==> flow/design.v <==
module axi_lite_slave (
    input  logic        aclk,
    input  logic        aresetn,
    input  logic        awvalid,
    output logic        awready,
    input  logic [31:0] awaddr,
    input  logic        wvalid,
    output logic        wready,
    input  logic [31:0] wdata,
    input  logic [3:0]  wstrb,
    output logic        bvalid,
    input  logic        bready,
    output logic [1:0]  bresp,
    input  logic        arvalid,
    output logic        arready,
    input  logic [31:0] araddr,
    output logic        rvalid,
    input  logic        rready,
    output logic [31:0] rdata,
    output logic [1:0]  rresp
);
logic [31:0] registers [16];
wire [31:0] debug_reg0 = registers[0];
wire [31:0] debug_reg1 = registers[1];
wire [31:0] debug_reg2 = registers[2];
wire [31:0] debug_reg3 = registers[3];
wire [31:0] debug_reg4 = registers[4];
wire [31:0] debug_reg5 = registers[5];
typedef enum logic [1:0] {
    W_IDLE, W_WAIT_DATA, W_RESP
} write_state_t;
write_state_t write_state;
logic [31:0] write_addr_reg;
logic [1:0] bresp_reg;
logic [1:0] rresp_reg;
logic [31:0] rdata_reg;
always_ff @(posedge aclk or negedge aresetn) begin
    if (!aresetn) begin
        write_state <= W_IDLE;
        awready <= 1'b1;        
        wready <= 1'b0;
        bvalid <= 1'b0;
        write_addr_reg <= 32'h0;
        bresp_reg <= 2'b00;     
        for (int i = 0; i < 16; i++) registers[i] <= 32'h0;
    end else begin
        case (write_state)
            W_IDLE: begin
                awready <= 1'b1;
                if (awvalid && awready) begin
                    write_addr_reg <= awaddr;
                    write_state <= W_WAIT_DATA;
                    awready <= 1'b0;
                    wready <= 1'b1;
                    bresp_reg <= (awaddr[5:2] < 16) ? 2'b00 : 2'b10;
                end
            end
            W_WAIT_DATA: begin
                if (wvalid && wready) begin
                    if (write_addr_reg[5:2] < 16) begin
                        for (int i = 0; i < 4; i++) begin
                            if (wstrb[i])
                                registers[write_addr_reg[5:2]][i*8 +: 8] <= wdata[i*8 +: 8];
                        end
                    end
                    write_state <= W_RESP;
                    wready <= 1'b0;
                    bvalid <= 1'b1;
                end
            end 
            W_RESP: begin
                if (bvalid && bready) begin
                    bvalid <= 1'b0;
                    write_state <= W_IDLE;
                end
            end
        endcase
    end
end
always_ff @(posedge aclk or negedge aresetn) begin
    if (!aresetn) begin
        arready <= 1'b1;
        rvalid <= 1'b0;
        rresp_reg <= 2'b00;      
        rdata_reg <= 32'h0;     
    end else begin
        if (arvalid && arready) begin
            rdata_reg <= (araddr[5:2] < 16) ? registers[araddr[5:2]] : 32'hDEADBEEF;
            rresp_reg <= (araddr[5:2] < 16) ? 2'b00 : 2'b10;
            arready <= 1'b0;
            rvalid <= 1'b1;
        end else if (rvalid && rready) begin
            rvalid <= 1'b0;
            arready <= 1'b1;
        end
    end
end
assign bresp = bresp_reg;
assign rresp = rresp_reg;
assign rdata = rdata_reg;
endmodule
## Reports on axi_lite_slave

Tool output for the design above, in the order of the flow.
Line numbers count from 1 in the design file above.
A cell with n/a has no value.

| set-up | value |
|---|---|
| design top | axi_lite_slave |
| clock input | aclk |
| library | sky130hd |
| timing corner | tt_025C_1v80 |

## Word level

Counts by Yosys on the flattened word-level netlist (proc, flatten, opt, wreduce). Print and check cells are left out. Cells with the same type and inputs are merged into one.

| bit counts | value |
|---|---|
| register bits | 561 |
| bits of input ports | 107 |
| output and inout bits | 41 |
| cells after elaboration | 211 |

| cells by class | value |
|---|---|
| order comparisons | 3 |
| equality and inequality tests | 35 |
| muxes and demuxes | 19 |
| reductions and logical operators | 80 |

Operators with widths:

| kind | count |
|---|---|
| parallel mux 32 bit (select 16 bit) | 1 |
| AND reduction 5 bit | 64 |
| == test 4 bit (second input constant) | 16 |
| == test 4 x 3 -> 1 bit (second input constant) | 8 |
| two-way mux 32 bit | 1 |
| == test 4 x 2 -> 1 bit (second input constant) | 4 |
| < comparator 4 x 5 -> 1 bit (second input constant) | 3 |
| two-way mux 2 bit | 5 |
| two-way mux 1 bit | 9 |
| == test 4 x 1 -> 1 bit (second input constant) | 2 |
| logical NOT 4 bit | 2 |
| inequality test 2 bit (second input constant) | 3 |
| nonzero test 2 bit | 3 |
| AND reduction 3 bit | 2 |
| parallel mux 2 bit (select 3 bit) | 1 |
| logical AND 1 bit | 5 |
| AND reduction 4 bit | 1 |
| parallel mux 1 bit (select 2 bit) | 2 |
| nonzero test 3 bit | 1 |
| == test 2 x 1 -> 1 bit (second input constant) | 1 |
| == test 2 bit (second input constant) | 1 |
| logical NOT 2 bit | 1 |
| AND reduction 2 bit | 1 |

## Logic depth

Longest topological path by Yosys (ltp), each cell counted once; first at word level (registers and memories cut), then after technology mapping (sequential cells cut; the memories' decode and read muxes count).

| depth | value |
|---|---|
| word-level depth | 3 |
| ABC_AREA | 1 |
| gate-level depth with buffers | 10 |
| mapped depth without buffers | 9 |

## Mapped cells and area

Source: synth_stat.txt of the flow (Yosys; design flattened, memories mapped). It holds for the ABC_AREA given above (unset counts as 0); a run with the other value may have another netlist.

| synthesis totals | value |
|---|---|
| mapped cells | 3060 |
| cell area after synthesis | 0.0246461 mm^2 |
| area of sequential cells | 0.0139171 mm^2 |
| flip-flop cells | 556 |
| buffer cells | 194 |

Cell types:

| cell | count | total area (um^2) |
|---|---|---|
| sky130_fd_sc_hd__dfrtp_1 | 553 | 1.38E+04 |
| sky130_fd_sc_hd__nand2_1 | 1180 | 4.43E+03 |
| sky130_fd_sc_hd__o21ai_0 | 555 | 2.78E+03 |
| sky130_fd_sc_hd__nand3_1 | 294 | 1.47E+03 |
| sky130_fd_sc_hd__nor2_1 | 153 | 574.301 |
| sky130_fd_sc_hd__buf_2 | 93 | 465.446 |
| sky130_fd_sc_hd__clkbuf_1 | 86 | 322.81 |
| sky130_fd_sc_hd__inv_1 | 79 | 296.534 |
| sky130_fd_sc_hd__o21ai_1 | 32 | 160.154 |
| sky130_fd_sc_hd__buf_4 | 13 | 97.594 |
| sky130_fd_sc_hd__dfstp_2 | 3 | 78.826 |
| sky130_fd_sc_hd__nor2_4 | 5 | 56.304 |
| sky130_fd_sc_hd__nor2_2 | 4 | 25.024 |
| sky130_fd_sc_hd__inv_2 | 3 | 11.261 |
| sky130_fd_sc_hd__nand2_4 | 1 | 11.261 |
| sky130_fd_sc_hd__buf_1 | 2 | 7.507 |
| sky130_fd_sc_hd__o211ai_1 | 1 | 7.507 |
| sky130_fd_sc_hd__nand2_2 | 1 | 6.256 |

Other cell types: 2; their cells: 2.

## Path before layout

Path of least setup slack by OpenSTA after synthesis, without wires, with an ideal clock, recovery checks aside; 20% of the period is set as input and as output delay. Where synthesis merged equal registers, the netlist keeps one of their names.

| timing after synthesis | value |
|---|---|
| kind | input -> register |
| start point | in araddr[3] |
| end point | reg rdata_reg[19] |
| period | 3000 ps |
| external input delay | 600 ps |
| library setup time | 66 ps |
| time at the first pin | 600 ps |
| data arrival time | 1535 ps |
| data required time | 2934 ps |
| setup slack | 1400 ps |
| delay of the path | 1001 ps |
| stages | 9 |
| path buffers | 2 |
| synthesis period reached | 1600 ps |

"delay of the path" = arrival - input delay + setup time.
"stages" counts driving pins, that of a launching flip-flop among them; a cell with two outputs on the path counts twice.
"synthesis period reached" = period - worst setup slack (recovery checks aside). The figure is calculated, with input and output delays left at 20% of the set period.
The rows between start and end are the longest chain of elaborated cells between them; the timing report does not say that the signal goes this way. Where chains are equally long, one stands for them.
Each line given opens the expression or statement behind the cell; cells for indexed reads and writes are added by Yosys, which also makes memories of some case tables.

| on the way, after synthesis | value |
|---|---|
| path through | sky130_fd_sc_hd__nor2_2 > sky130_fd_sc_hd__buf_2 > sky130_fd_sc_hd__buf_2 > sky130_fd_sc_hd__nand3_1 > sky130_fd_sc_hd__nand2_1 > sky130_fd_sc_hd__nor2_1 > sky130_fd_sc_hd__nand2_1 > sky130_fd_sc_hd__o21ai_1 > sky130_fd_sc_hd__nand2_1 |
| length of the longest elaborated chain | 3 |
| elaborated cells on any way between the ends | 19 |
| classes of those cells | compare: 1; eq/ne: 15; mux: 2; reduce/logical: 1 |

RTL lines, path after synthesis:

| what | RTL line | text |
|---|---|---|
| from (decl) | 16 | `input  logic [31:0] araddr,` |
| == test 4 bit | 88 | `rdata_reg <= (araddr[5:2] < 16) ? registers[araddr[5:2]] : 32'hDEADBEEF;` |
| parallel mux 32 bit (select 16 bit) | 88 |  |
| two-way mux 32 bit | 88 |  |
| to (assign) | 85 | `rdata_reg <= 32'h0;` |
| to (assign) | 88 |  |
| to (decl) | 36 | `logic [31:0] rdata_reg;` |

## Worst path after layout

From the final timing report of flow run B: the path of least setup slack in the routed layout; clock arrival at registers is part of the times.
The report prints the path's times to 10 ps; the period is as set.

| timing after layout | value |
|---|---|
| kind | input -> register |
| start point | in araddr[5] |
| end point | reg rdata_reg[14] |
| period | 3870 ps |
| external input delay | 770 ps |
| library setup time | 50 ps |
| time at the first pin | 770 ps |
| data arrival time | 3120 ps |
| data required time | 4390 ps |
| setup slack | 1280 ps |
| stages | 11 |
| path buffers | 2 |

The rows between start and end are the longest chain of elaborated cells between them; the timing report does not say that the signal goes this way. Where chains are equally long, one stands for them.

| on the way, after layout | value |
|---|---|
| path through | sky130_fd_sc_hd__clkdlybuf4s50_1 > sky130_fd_sc_hd__inv_2 > sky130_fd_sc_hd__nand2_1 > sky130_fd_sc_hd__nor2_2 > sky130_fd_sc_hd__buf_4 > sky130_fd_sc_hd__nand2_1 > sky130_fd_sc_hd__nand2_1 > sky130_fd_sc_hd__nor2_1 > sky130_fd_sc_hd__nand2_1 > sky130_fd_sc_hd__o21ai_1 > sky130_fd_sc_hd__nand2_1 |
| length of the longest elaborated chain | 3 |
| elaborated cells on any way between the ends | 19 |
| classes of those cells | compare: 1; eq/ne: 15; mux: 2; reduce/logical: 1 |

RTL lines, path after layout:

| what | RTL line | text |
|---|---|---|
| from (decl) | 16 | `input  logic [31:0] araddr,` |
| == test 4 bit | 88 | `rdata_reg <= (araddr[5:2] < 16) ? registers[araddr[5:2]] : 32'hDEADBEEF;` |
| parallel mux 32 bit (select 16 bit) | 88 |  |
| two-way mux 32 bit | 88 |  |
| to (assign) | 85 | `rdata_reg <= 32'h0;` |
| to (assign) | 88 |  |
| to (decl) | 36 | `logic [31:0] rdata_reg;` |

Hand-over note for axi_lite_slave

Measured data: module axi_lite_slave, platform sky130hd, 5 stored runs of the flow under differing settings, order arbitrary. Input and output delays are each 20% of the period that was set; the output load is 0.01 pF.
"period reached" = clock period - worst setup slack. The figure is calculated, with input and output delays left at 20% of the set period.
"power": no workload was simulated; the value follows from the tool's default switching activity.
Settings: n/a = not set for that run.
A result given as n/a is not shown for that run.

| run name | ABC_AREA | CELL_PAD_IN_SITES_DETAIL_PLACEMENT | CELL_PAD_IN_SITES_GLOBAL_PLACEMENT | CORE_UTILIZATION | CTS_CLUSTER_SIZE | GPL_TIMING_DRIVEN | HOLD_SLACK_MARGIN | PLACE_DENSITY_LB_ADDON | TNS_END_PERCENT | period_ns | CAP_MARGIN | CORE_MARGIN | SLEW_MARGIN | CORE_ASPECT_RATIO | CTS_CLUSTER_DIAMETER | MAX_ROUTING_LAYER | MIN_ROUTING_LAYER | SETUP_SLACK_MARGIN | GPL_ROUTABILITY_DRIVEN | PLACE_DENSITY | Yosys chip area after synthesis (mm^2) | standard-cell area of the final layout (mm^2) | period reached (ps) | total negative slack (ps) | die area (mm^2) | worst setup slack after layout (ps) | power (mW) |
|---|---|---|---|---|---|---|---|---|---|---|---|---|---|---|---|---|---|---|---|---|---|---|---|---|---|---|---|
| flow run A | 0 | 2 | 0 | 50 | 50 | 0 | 0.14 | 0.19 | 15 | 1.42 | 20 | 2 | 20 | n/a | n/a | n/a | n/a | n/a | n/a | n/a | n/a | n/a | n/a | n/a | n/a | n/a | n/a |
| flow run B | 1 | n/a | 0 | 55 | 25 | n/a | n/a | 0.15 | 100 | 3.87 | 20 | 5 | 20 | 0.75 | 375 | met5 | met1 | 0.05 | n/a | n/a | 0.0246461 | 0.0266118 | 2591 | 0 | 0.0491886 | 1279 | 11.997 |
| flow run C | 0 | 2 | 0 | 50 | 50 | 0 | 0.14 | 0.19 | 5 | 1.42 | 20 | 2 | 20 | 1.54 | n/a | n/a | n/a | n/a | 0 | n/a | n/a | n/a | n/a | n/a | n/a | n/a | n/a |
| flow run D | 1 | 2 | 1 | 50 | n/a | 0 | 0.14 | 0.19 | 15 | 1.42 | 20 | 2 | 20 | n/a | n/a | n/a | n/a | n/a | n/a | n/a | n/a | n/a | n/a | n/a | n/a | n/a | n/a |
| flow run E | n/a | 2 | 3 | 33 | 65 | 0 | n/a | n/a | 90 | 3.0 | 40 | 2 | 20 | n/a | n/a | met4 | met2 | n/a | 1 | 0.93 | 0.0249277 | 0.0297473 | 3049 | -49 | 0.0777517 | -49 | 17.456 |

Flow run A: no results, clock tree synthesis failed with DPL-0033
Flow run C: no results, routing failed with GRT-0232
Flow run D: no results, placement failed with DPL-0033

End of note.
